==> flow/design.v <==
module testpc(
	clock,   
	reset,   
	pc,   
	instruction,   
	mem_data,   
	mem_addr,   
	mem_wdata,   
	mwrite_enable,
	mread_enable,
	regwrite_enable,   
	write_addr,   
	reg_write_data   
	);
	input clock, reset;
	input [15:0] instruction, mem_data;
	output [15:0] pc, mem_addr, mem_wdata;
	output [15:0] reg_write_data;
	output mwrite_enable, mread_enable, regwrite_enable;
	output [2:0] write_addr;
	reg [15:0] pc, read_data1, read_data2, ext_imm_data, alu_result;
	reg [15:0] reg_write_data;
	reg [15:0] jump_addr, branch_addr;
	reg [15:0] mwrite_addr, mread_addr;
	reg [6:0] imm_data;
	reg [2:0] read_addr1, read_addr2, write_addr;
	reg [1:0] result_sel;
	reg regwrite_enable, func_sel, imm_sel, mwrite_enable;
	reg mread_enable, memtoreg_sel, jump_enable, branch_enable;
	reg [15:0] reg_table[0:7];
	reg [15:0] c, temp;
	reg c1, c2, s1;
	wire [15:0] b1;
	wire [15:0] and_result, not_result;
	assign mem_addr = alu_result;
	assign mem_wdata = read_data2;
	always@(posedge clock or negedge reset)
	begin
		if(reset == 1'b0)
			pc <= 16'b0000000000000000;
		else if(branch_enable == 1'b1)
		begin
			if(alu_result == 0)
				pc <= pc + branch_addr;
			else
				pc <= pc + 16'b0000000000000001;
		end
		else if(jump_enable == 1'b1)
			pc <= 16'b0000000000000000 + jump_addr;
		else
			pc <= pc + 16'b0000000000000001;
	end
	always@(instruction)
	begin
		begin
			if(instruction[15:13] == 3'b001 && instruction[3:0] <= 4'b0010)   
			begin
				if(instruction[3:0] == 4'b0000)   
				begin
					read_addr1 = instruction[12:10]; 
					read_addr2 = instruction[9:7];  
					write_addr = instruction[6:4];  
					imm_data = 7'b0000000;
					mwrite_addr = 16'b0000000000000000;
					mread_addr = 16'b0000000000000000;
					jump_addr = 16'b0000000000000000;
					branch_addr = 16'b0000000000000000;
					regwrite_enable = 1'b1;
					func_sel = 1'b0;
					result_sel = 2'b00;
					imm_sel = 1'b0;
					mwrite_enable = 1'b0;
					mread_enable = 1'b0;
					memtoreg_sel = 1'b0;
					jump_enable = 1'b0;
					branch_enable = 1'b0;
				end
				else if(instruction[3:0] == 4'b0001)   
				begin
					read_addr1 = instruction[12:10];  
					read_addr2 = instruction[9:7];  
					write_addr = instruction[6:4];  
					imm_data = 7'b0000000;
					mwrite_addr = 16'b0000000000000000;
					mread_addr = 16'b0000000000000000;
					jump_addr = 16'b0000000000000000;
					branch_addr = 16'b0000000000000000;
					regwrite_enable = 1'b1;
					func_sel = 1'b0;
					result_sel = 2'b10;
					imm_sel = 1'b0;
					mwrite_enable = 1'b0;
					mread_enable = 1'b0;
					memtoreg_sel = 1'b0;
					jump_enable = 1'b0;
					branch_enable =	1'b0;		
				end
				else   
				begin
					read_addr1 = instruction[12:10];  
					read_addr2 = instruction[9:7];  
					write_addr = instruction[6:4];  
					imm_data = 7'b0000000;
					mwrite_addr = 16'b0000000000000000;
					mread_addr = 16'b0000000000000000;
					jump_addr = 16'b0000000000000000;
					branch_addr = 16'b0000000000000000;
					regwrite_enable = 1'b1;
					func_sel = 1'b0;
					result_sel = 2'b11;
					imm_sel = 1'b0;
					mwrite_enable = 1'b0;
					mread_enable = 1'b0;
					memtoreg_sel = 1'b0;
					jump_enable = 1'b0;
					branch_enable =	1'b0;		
				end
			end
			else if(instruction[15:13] == 3'b011)   
			begin
				read_addr1 = instruction[12:10];  
				read_addr2 = 3'b000; 
				write_addr = instruction[9:7];  
				imm_data = instruction[6:0];  
				mwrite_addr = 16'b0000000000000000;
				mread_addr = 16'b0000000000000000;
				jump_addr = 16'b0000000000000000;
				branch_addr = 16'b0000000000000000;
				regwrite_enable = 1'b1;
				func_sel = 1'b0;
				result_sel = 2'b00;
				imm_sel = 1'b1;
				mwrite_enable = 1'b0;
				mread_enable = 1'b0;
				memtoreg_sel = 1'b0;
				jump_enable = 1'b0;
				branch_enable =	1'b0;	
			end
			else if(instruction[15:13] == 3'b100)   
			begin
				read_addr1 = instruction[12:10]; 
				read_addr2 = 3'b000;  
				write_addr = instruction[9:7]; 
				imm_data = instruction[6:0];  
				mwrite_addr = 16'b0000000000000000;
				mread_addr = instruction[12:10];
				jump_addr = 16'b0000000000000000;
				branch_addr = 16'b0000000000000000;
				regwrite_enable = 1'b1;
				func_sel = 1'b0;
				result_sel = 2'b00;
				imm_sel = 1'b1;
				mwrite_enable = 1'b0;
				mread_enable = 1'b1;
				memtoreg_sel = 1'b1;
				jump_enable = 1'b0;
				branch_enable =	1'b0;	
			end
			else if(instruction[15:13] == 3'b101)   
			begin
				read_addr1 = instruction[12:10]; 
				read_addr2 = instruction[9:7];
				write_addr = 3'b000;
				imm_data = instruction[6:0]; 
				mwrite_addr = instruction[9:7]; 
				mread_addr = 16'b0000000000000000;
				jump_addr = 16'b0000000000000000;
				branch_addr = 16'b0000000000000000;
				regwrite_enable = 1'b0;
				func_sel = 1'b0;
				result_sel = 2'b00;
				imm_sel = 1'b1;
				mwrite_enable = 1'b1;
				mread_enable = 1'b0;
				memtoreg_sel = 1'b0;
				jump_enable = 1'b0;
				branch_enable =	1'b0;	
			end
			else if(instruction[15:13] == 3'b110)   
			begin
				read_addr1 = instruction[12:10]; 
				read_addr2 = instruction[9:7]; 
				write_addr = 3'b000;
				imm_data = instruction[6:0]; 
				mwrite_addr = 16'b0000000000000000;
				mread_addr = 16'b0000000000000000;
				jump_addr = 16'b0000000000000000;
				branch_addr = instruction[6:0];
				regwrite_enable = 1'b0;
				func_sel = 1'b1;
				result_sel = 2'b00;
				imm_sel = 1'b0;
				mwrite_enable = 1'b0;
				mread_enable = 1'b0;
				memtoreg_sel = 1'b0;
				jump_enable = 1'b0;
				branch_enable =	1'b1;	
			end
			else if(instruction[15:13] == 3'b111)   
			begin
				read_addr1 = 3'b000;
				read_addr2 = 3'b000; 
				write_addr = 3'b000;
				imm_data = 7'b0000000;
				mwrite_addr = 16'b0000000000000000;
				mread_addr = 16'b0000000000000000;
				jump_addr = instruction[12:0];   
				branch_addr = 16'b0000000000000000;
				regwrite_enable = 1'b0;
				func_sel = 1'b0;
				result_sel = 2'b00;
				imm_sel = 1'b0;
				mwrite_enable = 1'b0;
				mread_enable = 1'b0;
				memtoreg_sel = 1'b0;
				jump_enable = 1'b1;
				branch_enable = 1'b0;	
			end
			else   
			begin
				read_addr1 = 3'b000;
				read_addr2 = 3'b000;
				write_addr = 3'b000;
				imm_data = 7'b0000000;
				mwrite_addr = 16'b0000000000000000;
				mread_addr = 16'b0000000000000000;
				jump_addr = 16'b0000000000000000;
				branch_addr = 16'b0000000000000000;
				regwrite_enable = 1'b0;
				func_sel = 1'b0;
				result_sel = 2'b00;
				imm_sel = 1'b0;
				mwrite_enable = 1'b0;
				mread_enable = 1'b0;
				memtoreg_sel = 1'b0;
				jump_enable = 1'b0;
				branch_enable =	1'b0;	
			end
		end
	end
	always@(alu_result, mem_data, memtoreg_sel)
	begin
		if(memtoreg_sel == 1'b1)
			reg_write_data = mem_data;
		else
			reg_write_data = alu_result;
	end
	always@(posedge clock or negedge reset)
	begin
		if(reset == 1'b0)   
		begin
			reg_table[0] <= 16'b0000000000000000;
			reg_table[1] <= 16'b0000000000000000;
			reg_table[2] <= 16'b0000000000000000;
			reg_table[3] <= 16'b0000000000000000;
			reg_table[4] <= 16'b0000000000000000;
			reg_table[5] <= 16'b0000000000000000;
			reg_table[6] <= 16'b0000000000000000;
			reg_table[7] <= 16'b0000000000000000;
		end
		else if(regwrite_enable == 1'b1)
			reg_table[write_addr] <= reg_write_data;
	end
	always@(*)
	begin
		read_data1 = reg_table[read_addr1];
		read_data2 = reg_table[read_addr2];
	end
	reg [15:0] mux_data;
	reg [15:0] adder_result;	
	always@(imm_data)
	begin
		if(imm_data[6] == 1'b1)
			ext_imm_data = 16'b1111111110000000 + imm_data;
		else
			ext_imm_data = 16'b0000000000000000 + imm_data;
	end
	always@(read_data2, ext_imm_data, imm_sel)
	begin
		if(imm_sel == 1'b0)
			mux_data = read_data2;
		else
			mux_data = ext_imm_data;
	end
	always@(mux_data, b1, func_sel)
	case(func_sel)
		1'b0 : temp = mux_data;
		1'b1 : temp = ~mux_data + 1;
	endcase
	assign b1 = temp;
	always@(*)
	begin
	adder_result[0] = read_data1[0] ^ b1[0];
	c[0] = read_data1[0] & b1[0];	
	s1 = b1[1] ^ c[0];
	c1 = b1[1] & c[0];
	adder_result[1] = read_data1[1] ^ s1;
	c2 = read_data1[1] & s1;
	c[1] = c1 | c2;
	s1 = b1[2] ^ c[1];
	c1 = b1[2] & c[1];
	adder_result[2] = read_data1[2] ^ s1;
	c2 = read_data1[2] & s1;
	c[2] = c1 | c2;	
	s1 = b1[3] ^ c[2];
	c1 = b1[3] & c[2];
	adder_result[3] = read_data1[3] ^ s1;
	c2 = read_data1[3] & s1;
	c[3] = c1 | c2;
	s1 = b1[4] ^ c[3];
	c1 = b1[4] & c[3];
	adder_result[4] = read_data1[4] ^ s1;
	c2 = read_data1[4] & s1;
	c[4] = c1 | c2;
	s1 = b1[5] ^ c[4];
	c1 = b1[5] & c[4];
	adder_result[5] = read_data1[5] ^ s1;
	c2 = read_data1[5] & s1;
	c[5] = c1 | c2;
	s1 = b1[6] ^ c[5];
	c1 = b1[6] & c[5];
	adder_result[6] = read_data1[6] ^ s1;
	c2 = read_data1[6] & s1;
	c[6] = c1 | c2;
	s1 = b1[7] ^ c[6];
	c1 = b1[7] & c[6];
	adder_result[7] = read_data1[7] ^ s1;
	c2 = read_data1[7] & s1;
	c[7] = c1 | c2;
	s1 = b1[8] ^ c[7];
	c1 = b1[8] & c[7];
	adder_result[8] = read_data1[8] ^ s1;
	c2 = read_data1[8] & s1;
	c[8] = c1 | c2;
	s1 = b1[9] ^ c[8];
	c1 = b1[9] & c[8];
	adder_result[9] = read_data1[9] ^ s1;
	c2 = read_data1[9] & s1;
	c[9] = c1 | c2;
	s1 = b1[10] ^ c[9];
	c1 = b1[10] & c[9];
	adder_result[10] = read_data1[10] ^ s1;
	c2 = read_data1[10] & s1;
	c[10] = c1 | c2;
	s1 = b1[11] ^ c[10];
	c1 = b1[11] & c[10];
	adder_result[11] = read_data1[11] ^ s1;
	c2 = read_data1[11] & s1;
	c[11] = c1 | c2;
	s1 = b1[12] ^ c[11];
	c1 = b1[12] & c[11];
	adder_result[12] = read_data1[12] ^ s1;
	c2 = read_data1[12] & s1;
	c[12] = c1 | c2;
	s1 = b1[13] ^ c[12];
	c1 = b1[13] & c[12];
	adder_result[13] = read_data1[13] ^ s1;
	c2 = read_data1[13] & s1;
	c[13] = c1 | c2;
	s1 = b1[14] ^ c[13];
	c1 = b1[14] & c[13];
	adder_result[14] = read_data1[14] ^ s1;
	c2 = read_data1[14] & s1;
	c[14] = c1 | c2;
	s1 = b1[15] ^ c[14];
	c1 = b1[15] & c[14];
	adder_result[15] = read_data1[15] ^ s1;
	c2 = read_data1[15] & s1;
	c[15] = c1 | c2;
	end
	assign and_result = read_data1 & mux_data;
	assign not_result = ~read_data1 + mux_data;
	always@(adder_result, and_result, not_result, result_sel)
	case(result_sel)
		2'b00 : alu_result = adder_result;
		2'b01 : 
		begin
			if(adder_result >= 0)
				alu_result = 8'b00000000;
			else
				alu_result = 8'b00000001;
		end
		2'b10 : alu_result = and_result;
		2'b11 : alu_result = not_result;
	endcase
endmodule
# Tool chain data of testpc
# Tool output for the design above, in the order of the flow.
# Lines are those of the file above, counted from 1.
# Operators: Yosys type, input widths -> output width; for muxes data width and select width s.
# A cell with -- has no value.
dict set report setup {
  top_module {testpc}
  clock_port {clock}
  library {sky130hd}
  corner {tt_025C_1v80}
}

# Elaborated design
# Counts by Yosys on the flattened word-level netlist (proc, flatten, opt, wreduce). Print and check cells are left out.
dict set report bits {
  regBits 144
  in_bits 34
}
dict set report op_classes {
  n_mux 66
  add_sub_neg 5
  compare 2
  logic 78
  n_eq 31
  reduce_and_logical 15
}
# operator count
set ops {}
lappend ops {{$pmux 16 s8} 2}
lappend ops {{$mux 16} 6}
lappend ops {{$mux 13} 6}
lappend ops {{$mux 7} 10}
lappend ops {{$pmux 16 s4} 1}
lappend ops {{$eq 3x3->1 const B} 16}
lappend ops {{$mux 3} 13}
lappend ops {{$add 16x1->16 const B} 2}
lappend ops {{$add 16x16->16} 2}
lappend ops {{$not 16->16} 2}
lappend ops {{$pmux 16 s2} 1}
lappend ops {{$xor 1x1->1} 31}
lappend ops {{$and 1x1->1} 29}
lappend ops {{$mux 1} 25}
lappend ops {{$eq 3x2->1 const B} 7}
lappend ops {{$ge 16x1->1 const B} 1}
lappend ops {{$and 16x16->16} 1}
lappend ops {{$add 16x7->16 const A} 1}
lappend ops {{$logic_not 16->1} 1}
lappend ops {{$reduce_and 2->1} 8}
lappend ops {{$or 1x1->1} 14}
lappend ops {{$eq 3x1->1 const B} 4}
lappend ops {{$logic_not 3->1} 3}
lappend ops {{$eq 2x2->1 const B} 2}
lappend ops {{$eq 4x1->1 const B} 1}
lappend ops {{$le 4x2->1 const B} 1}
lappend ops {{$logic_not 4->1} 1}
lappend ops {{$mux 2} 2}
# Not listed: further kinds 4, cells in them 4.

# Longest topological paths
# Depth = most cells in a row (Yosys ltp): at word level without a register or memory, in the mapped netlist without a sequential cell, where the memories' decode and read muxes count.
dict set report depth {
  word_depth 63
  ABC_AREA 1
  ltp_mapped 46
  mapped_depth_nobuf 45
}

# Synthesis result
# Source: synth_stat.txt of the flow (Yosys; design flattened, memories mapped). It holds for the ABC_AREA given above (unset counts as 0); a run with the other value may have another netlist.
# type count area_total_um2
set by_type {}
lappend by_type {sky130_fd_sc_hd__dfrtp_1 144 3.6E+03}
lappend by_type {sky130_fd_sc_hd__nand2_1 514 1929.35}
lappend by_type {sky130_fd_sc_hd__o21ai_0 154 770.739}
lappend by_type {sky130_fd_sc_hd__inv_1 196 735.706}
lappend by_type {sky130_fd_sc_hd__nand3_1 147 735.706}
lappend by_type {sky130_fd_sc_hd__ha_1 40 500.48}
lappend by_type {sky130_fd_sc_hd__nor2_1 115 431.664}
lappend by_type {sky130_fd_sc_hd__nand4_1 52 325.312}
lappend by_type {sky130_fd_sc_hd__fa_1 16 320.307}
lappend by_type {sky130_fd_sc_hd__xor2_1 33 289.027}
lappend by_type {sky130_fd_sc_hd__a21oi_1 53 265.254}
lappend by_type {sky130_fd_sc_hd__clkbuf_1 43 161.405}
lappend by_type {sky130_fd_sc_hd__o22ai_1 20 125.12}
lappend by_type {sky130_fd_sc_hd__o21ai_1 21 105.101}
lappend by_type {sky130_fd_sc_hd__buf_6 9 101.347}
lappend by_type {sky130_fd_sc_hd__a221oi_1 9 78.826}
lappend by_type {sky130_fd_sc_hd__buf_2 13 65.062}
lappend by_type {sky130_fd_sc_hd__or2_2 10 62.56}
# Not listed: further types 33, cells in them 104.
dict set report mapped {
  ff_cells 144
  mapped_area_um2 11390.9
  buf_cells 69
  stdcells 1693
  sequential_area_um2 3603.5
}

# Worst setup path after synthesis
# Path of least setup slack by OpenSTA after synthesis, without wires, with an ideal clock, recovery checks aside; 20% of the period is set as input and as output delay. Where synthesis merged equal registers, the netlist keeps one of their names.
dict set report synth_timing {
  path_kind {input port to output port}
  startpoint {in instruction[13]}
  endpoint {out reg_write_data[15]}
  t_arrival_ns 11.068
  path_buffers 4
  path_delay_ns 7.868
  t_first_pin_ns 3.200
  slack_ns 1.732
  stages 37
  clock_period_ns 16.0
  in_delay_ns 3.200
  output_delay_ns 3.200
  period_less_setup_slack_ns 14.268
}
# "path_delay_ns" = arrival - input delay + setup time.
# At an output port there is no setup time.
# "stages" counts driving pins, that of a launching flip-flop among them; a cell with two outputs on the path counts twice.
# "period_less_setup_slack_ns" = period - worst setup slack (recovery checks aside). The figure is calculated, with input and output delays left at 20% of the set period.
# Between the ends stands the longest chain of elaborated cells between them, by number of cells; it is not shown to be the way that was timed. Of several equally long chains one is given.
# A line is the first line of the expression or statement that the cell stems from. Yosys adds cells for indexed reads and writes and turns some case tables into memories.
dict set report synth_via {
  path_cell_list {sky130_fd_sc_hd__buf_4 sky130_fd_sc_hd__nand3_1 sky130_fd_sc_hd__nand2_1 sky130_fd_sc_hd__nand2_1 sky130_fd_sc_hd__o21ai_0 sky130_fd_sc_hd__o21ai_0 sky130_fd_sc_hd__inv_1 sky130_fd_sc_hd__clkbuf_1 sky130_fd_sc_hd__buf_1 sky130_fd_sc_hd__a21oi_1 sky130_fd_sc_hd__ha_1 sky130_fd_sc_hd__inv_1 sky130_fd_sc_hd__fa_1 sky130_fd_sc_hd__fa_1 sky130_fd_sc_hd__fa_1 sky130_fd_sc_hd__inv_1 sky130_fd_sc_hd__fa_1 sky130_fd_sc_hd__fa_1 sky130_fd_sc_hd__fa_1 sky130_fd_sc_hd__fa_1 sky130_fd_sc_hd__fa_1 sky130_fd_sc_hd__fa_1 sky130_fd_sc_hd__fa_1 sky130_fd_sc_hd__fa_1 sky130_fd_sc_hd__fa_1 sky130_fd_sc_hd__fa_1 sky130_fd_sc_hd__fa_1 sky130_fd_sc_hd__inv_1 sky130_fd_sc_hd__nand2_1 sky130_fd_sc_hd__nand2_1 sky130_fd_sc_hd__nand2_1 sky130_fd_sc_hd__nand2_1 sky130_fd_sc_hd__inv_1 sky130_fd_sc_hd__nand3_1 sky130_fd_sc_hd__nand3_2 sky130_fd_sc_hd__buf_6 sky130_fd_sc_hd__a31oi_4}
  elab_chain_len 59
  cone_cells 127
  lines_between 75
  classes_between {add/sub (3); eq/ne (22); mux (35); logic (63); reduce/logical (4)}
}
# element line_no
set synth_lines {}
lappend synth_lines {{start: declaration} 16} ;# input [15:0] instruction, mem_data;
lappend synth_lines {{$eq 3x3->1} 179} ;# else if(instruction[15:13] == 3'b110)
lappend synth_lines {{$mux 7} 179}
lappend synth_lines {{$mux 7} 159} ;# else if(instruction[15:13] == 3'b101)
lappend synth_lines {{$mux 7} 139} ;# else if(instruction[15:13] == 3'b100)
lappend synth_lines {{$mux 7} 119} ;# else if(instruction[15:13] == 3'b011)
lappend synth_lines {{$mux 7} 56} ;# if(instruction[15:13] == 3'b001 && instruction[3:0] <= 4'b0010)
lappend synth_lines {{$add 16x7->16} 274} ;# ext_imm_data = 16'b1111111110000000 + imm_data;
lappend synth_lines {{(+45 left out)} --}
lappend synth_lines {{$xor 1x1->1} 360} ;# s1 = b1[14] ^ c[13];
lappend synth_lines {{$and 1x1->1} 363} ;# c2 = read_data1[14] & s1;
lappend synth_lines {{$or 1x1->1} 364} ;# c[14] = c1 | c2;
lappend synth_lines {{$xor 1x1->1} 365} ;# s1 = b1[15] ^ c[14];
lappend synth_lines {{$xor 1x1->1} 367} ;# adder_result[15] = read_data1[15] ^ s1;
lappend synth_lines {{$pmux 16 s4} 374} ;# case(result_sel)
lappend synth_lines {{$mux 16} 243} ;# if(memtoreg_sel == 1'b1)
lappend synth_lines {{end: declaration} 18} ;# output [15:0] reg_write_data;

# Worst path after layout
# From the final timing report of record 2: the path of least setup slack in the routed layout; clock arrival at registers is part of the times.
dict set report layout_timing {
  path_kind {input port to output port}
  startpoint {in instruction[13]}
  endpoint {out reg_write_data[15]}
  t_first_pin_ns 4.64
  clock_period_ns 23.2
  in_delay_ns 4.64
  stages 41
  slack_ns 3.31
  path_buffers 3
  output_delay_ns 4.64
  t_arrival_ns 15.25
}
# Between the ends stands the longest chain of elaborated cells between them, by number of cells; it is not shown to be the way that was timed. Of several equally long chains one is given.
dict set report layout_via {
  path_cell_list {sky130_fd_sc_hd__clkdlybuf4s50_1 sky130_fd_sc_hd__inv_1 sky130_fd_sc_hd__nand3_1 sky130_fd_sc_hd__buf_4 sky130_fd_sc_hd__nand2_1 sky130_fd_sc_hd__inv_2 sky130_fd_sc_hd__nand2_8 sky130_fd_sc_hd__nand2_2 sky130_fd_sc_hd__nor2_4 sky130_fd_sc_hd__nand2_1 sky130_fd_sc_hd__inv_1 sky130_fd_sc_hd__nand2_1 sky130_fd_sc_hd__nand2_1 sky130_fd_sc_hd__nor2_1 sky130_fd_sc_hd__nand4_1 sky130_fd_sc_hd__nand2_1 sky130_fd_sc_hd__ha_1 sky130_fd_sc_hd__o21ai_0 (+5 left out) sky130_fd_sc_hd__fa_1 sky130_fd_sc_hd__fa_1 sky130_fd_sc_hd__fa_1 sky130_fd_sc_hd__fa_1 sky130_fd_sc_hd__fa_1 sky130_fd_sc_hd__fa_1 sky130_fd_sc_hd__fa_1 sky130_fd_sc_hd__fa_1 sky130_fd_sc_hd__fa_1 sky130_fd_sc_hd__fa_1 sky130_fd_sc_hd__nand3_1 sky130_fd_sc_hd__nand3_1 sky130_fd_sc_hd__nand2_1 sky130_fd_sc_hd__inv_1 sky130_fd_sc_hd__nand3_1 sky130_fd_sc_hd__nand3_2 sky130_fd_sc_hd__a31oi_4 sky130_fd_sc_hd__clkdlybuf4s50_1}
  elab_chain_len 59
  cone_cells 127
  lines_between 75
  classes_between {add/sub (3); eq/ne (22); mux (35); logic (63); reduce/logical (4)}
}
# element line_no
set layout_lines {}
lappend layout_lines {{start: declaration} 16} ;# input [15:0] instruction, mem_data;
lappend layout_lines {{$eq 3x3->1} 179} ;# else if(instruction[15:13] == 3'b110)
lappend layout_lines {{$mux 7} 179}
lappend layout_lines {{$mux 7} 159} ;# else if(instruction[15:13] == 3'b101)
lappend layout_lines {{$mux 7} 139} ;# else if(instruction[15:13] == 3'b100)
lappend layout_lines {{$mux 7} 119} ;# else if(instruction[15:13] == 3'b011)
lappend layout_lines {{$mux 7} 56} ;# if(instruction[15:13] == 3'b001 && instruction[3:0] <= 4'b0010)
lappend layout_lines {{$add 16x7->16} 274} ;# ext_imm_data = 16'b1111111110000000 + imm_data;
lappend layout_lines {{(+45 left out)} --}
lappend layout_lines {{$xor 1x1->1} 360} ;# s1 = b1[14] ^ c[13];
lappend layout_lines {{$and 1x1->1} 363} ;# c2 = read_data1[14] & s1;
lappend layout_lines {{$or 1x1->1} 364} ;# c[14] = c1 | c2;
lappend layout_lines {{$xor 1x1->1} 365} ;# s1 = b1[15] ^ c[14];
lappend layout_lines {{$xor 1x1->1} 367} ;# adder_result[15] = read_data1[15] ^ s1;
lappend layout_lines {{$pmux 16 s4} 374} ;# case(result_sel)
lappend layout_lines {{$mux 16} 243} ;# if(memtoreg_sel == 1'b1)
lappend layout_lines {{end: declaration} 18} ;# output [15:0] reg_write_data;

Lab notebook: testpc

Settings and measured results of 5 stored flow runs for module testpc (sky130hd), not sorted in any way. The constraints put input and output delay at 20% of the set period each and load the outputs with 0.01 pF.
"period_reached_ns" means the clock period less the worst setup slack. The figure is calculated, with input and output delays left at 20% of the set period.
By "timing.worst_path_ns" is meant the share of the clock period that the worst setup path is allowed (20% is reserved at inputs, 20% at outputs), minus its slack. Clock arrival times at its registers enter into it.
By "power_uw" is meant OpenSTA's value without simulated activity: inputs other than the clock are taken to toggle once in ten clock periods, and the tool carries that through the logic.

[flow] record 1: files
==> flow/run.sh <==
#!/bin/bash
# the make line also repeats the synthesis and layout settings of config.mk as NAME=value (left out here)
make -C /OpenROAD-flow-scripts/flow DESIGN_CONFIG=/design/flow/config.mk WORK_HOME=/design/flow/orfs CLKGATE_MAP_FILE= finish
==> flow/config.mk <==
export PLATFORM = sky130hd
export DESIGN_NAME = testpc
export DESIGN_NICKNAME = testpc
export VERILOG_FILES = /design/flow/design.v
export SDC_FILE = /design/flow/constraint.sdc
export NUM_CORES = 4
export LEC_CHECK = 0
export CAP_MARGIN = 0
export CELL_PAD_IN_SITES_DETAIL_PLACEMENT = 1
export CORE_ASPECT_RATIO = 0.63
export CORE_MARGIN = 8
export CORE_UTILIZATION = 70
export CTS_CLUSTER_SIZE = 19
export GPL_TIMING_DRIVEN = 0
export HOLD_SLACK_MARGIN = 0.24
export SLEW_MARGIN = 35
export TNS_END_PERCENT = 100
==> flow/constraint.sdc <==
create_clock -name core_clock -period 16.0 [get_ports {clock}]
set_input_delay 3.2000 -clock core_clock [delete_from_list [all_inputs] [get_ports {clock}]]
set_output_delay 3.2000 -clock core_clock [all_outputs]
set_load 0.01 [all_outputs]

[flow] record 1: no final report: placement broke off with DPL-0033

[flow] record 2: files
==> flow/run.sh <==
#!/bin/bash
# the make line also repeats the synthesis and layout settings of config.mk as NAME=value (left out here)
make -C /OpenROAD-flow-scripts/flow DESIGN_CONFIG=/design/flow/config.mk WORK_HOME=/design/flow/orfs CLKGATE_MAP_FILE= finish
==> flow/config.mk <==
export PLATFORM = sky130hd
export DESIGN_NAME = testpc
export DESIGN_NICKNAME = testpc
export VERILOG_FILES = /design/flow/design.v
export SDC_FILE = /design/flow/constraint.sdc
export NUM_CORES = 4
export LEC_CHECK = 0
export ABC_AREA = 1
export CAP_MARGIN = 20
export CELL_PAD_IN_SITES_GLOBAL_PLACEMENT = 1
export CORE_ASPECT_RATIO = 1.85
export CORE_MARGIN = 6
export CORE_UTILIZATION = 40
export CTS_CLUSTER_DIAMETER = 323
export CTS_CLUSTER_SIZE = 19
export GPL_ROUTABILITY_DRIVEN = 0
export HOLD_SLACK_MARGIN = 0.26
export PLACE_DENSITY_LB_ADDON = 0.15
export SETUP_SLACK_MARGIN = 2.02
export SLEW_MARGIN = 40
export TNS_END_PERCENT = 55
==> flow/constraint.sdc <==
create_clock -name core_clock -period 23.2 [get_ports {clock}]
set_input_delay 4.6400 -clock core_clock [delete_from_list [all_inputs] [get_ports {clock}]]
set_output_delay 4.6400 -clock core_clock [all_outputs]
set_load 0.01 [all_outputs]

[flow] record 2: metrics
[metrics] power_uw = 1600
[metrics] ys_area_um2 = 11390.9
[metrics] period_reached_ns = 19.893
[metrics] setup_tns_ns = 0.000
[metrics] timing.worst_path_ns = 10.61
[metrics] critical_path_type = input port to output port
[metrics] hold_ws_ns = 0.486
[metrics] post_route_stdcell_area_um2 = 13247.7
[metrics] fin_util_frac = 0.476
[metrics] setup_worst_slack_ns = 3.307
[metrics] design.die.area_um2 = 32865.0

[flow] record 3: files
==> flow/run.sh <==
#!/bin/bash
# the make line also repeats the synthesis and layout settings of config.mk as NAME=value (left out here)
make -C /OpenROAD-flow-scripts/flow DESIGN_CONFIG=/design/flow/config.mk WORK_HOME=/design/flow/orfs CLKGATE_MAP_FILE= finish
==> flow/config.mk <==
export PLATFORM = sky130hd
export DESIGN_NAME = testpc
export DESIGN_NICKNAME = testpc
export VERILOG_FILES = /design/flow/design.v
export SDC_FILE = /design/flow/constraint.sdc
export NUM_CORES = 4
export LEC_CHECK = 0
export CAP_MARGIN = 20
export CORE_MARGIN = 2
export CORE_UTILIZATION = 25
export SLEW_MARGIN = 20
==> flow/constraint.sdc <==
create_clock -name core_clock -period 15.8 [get_ports {clock}]
set_input_delay 3.1600 -clock core_clock [delete_from_list [all_inputs] [get_ports {clock}]]
set_output_delay 3.1600 -clock core_clock [all_outputs]
set_load 0.01 [all_outputs]

[flow] record 3: metrics
[metrics] power_uw = 2720
[metrics] ys_area_um2 = 10948.0
[metrics] period_reached_ns = 15.492
[metrics] setup_tns_ns = 0.000
[metrics] timing.worst_path_ns = 9.17
[metrics] critical_path_type = input port to output port
[metrics] hold_ws_ns = 0.511
[metrics] post_route_stdcell_area_um2 = 13704.4
[metrics] fin_util_frac = 0.317
[metrics] setup_worst_slack_ns = 0.308
[metrics] design.die.area_um2 = 45482.0

[flow] record 4: files
==> flow/run.sh <==
#!/bin/bash
# the make line also repeats the synthesis and layout settings of config.mk as NAME=value (left out here)
make -C /OpenROAD-flow-scripts/flow DESIGN_CONFIG=/design/flow/config.mk WORK_HOME=/design/flow/orfs CLKGATE_MAP_FILE= finish
==> flow/config.mk <==
export PLATFORM = sky130hd
export DESIGN_NAME = testpc
export DESIGN_NICKNAME = testpc
export VERILOG_FILES = /design/flow/design.v
export SDC_FILE = /design/flow/constraint.sdc
export NUM_CORES = 4
export LEC_CHECK = 0
export CAP_MARGIN = 20
export CORE_MARGIN = 2
export CORE_UTILIZATION = 70
export CTS_CLUSTER_SIZE = 97
export GPL_TIMING_DRIVEN = 1
export MIN_ROUTING_LAYER = met2
export SETUP_SLACK_MARGIN = 3.17
export SLEW_MARGIN = 20
==> flow/constraint.sdc <==
create_clock -name core_clock -period 16.0 [get_ports {clock}]
set_input_delay 3.2000 -clock core_clock [delete_from_list [all_inputs] [get_ports {clock}]]
set_output_delay 3.2000 -clock core_clock [all_outputs]
set_load 0.01 [all_outputs]

[flow] record 4: no final report: routing broke off with GRT-0116

[flow] record 5: files
==> flow/run.sh <==
#!/bin/bash
# the make line also repeats the synthesis and layout settings of config.mk as NAME=value (left out here)
make -C /OpenROAD-flow-scripts/flow DESIGN_CONFIG=/design/flow/config.mk WORK_HOME=/design/flow/orfs CLKGATE_MAP_FILE= finish
==> flow/config.mk <==
export PLATFORM = sky130hd
export DESIGN_NAME = testpc
export DESIGN_NICKNAME = testpc
export VERILOG_FILES = /design/flow/design.v
export SDC_FILE = /design/flow/constraint.sdc
export NUM_CORES = 4
export LEC_CHECK = 0
export CAP_MARGIN = 0
export CORE_ASPECT_RATIO = 0.6
export CORE_MARGIN = 8
export CORE_UTILIZATION = 26
export CTS_CLUSTER_SIZE = 19
export GPL_TIMING_DRIVEN = 0
export SLEW_MARGIN = 35
export TNS_END_PERCENT = 40
==> flow/constraint.sdc <==
create_clock -name core_clock -period 16.0 [get_ports {clock}]
set_input_delay 3.2000 -clock core_clock [delete_from_list [all_inputs] [get_ports {clock}]]
set_output_delay 3.2000 -clock core_clock [all_outputs]
set_load 0.01 [all_outputs]

[flow] record 5: metrics
[metrics] power_uw = 2667
[metrics] ys_area_um2 = 10948.0
[metrics] period_reached_ns = 15.683
[metrics] setup_tns_ns = 0.000
[metrics] timing.worst_path_ns = 9.28
[metrics] critical_path_type = input port to output port
[metrics] hold_ws_ns = 0.507
[metrics] post_route_stdcell_area_um2 = 13733.2
[metrics] fin_util_frac = 0.329
[metrics] setup_worst_slack_ns = 0.317
[metrics] design.die.area_um2 = 49146.1
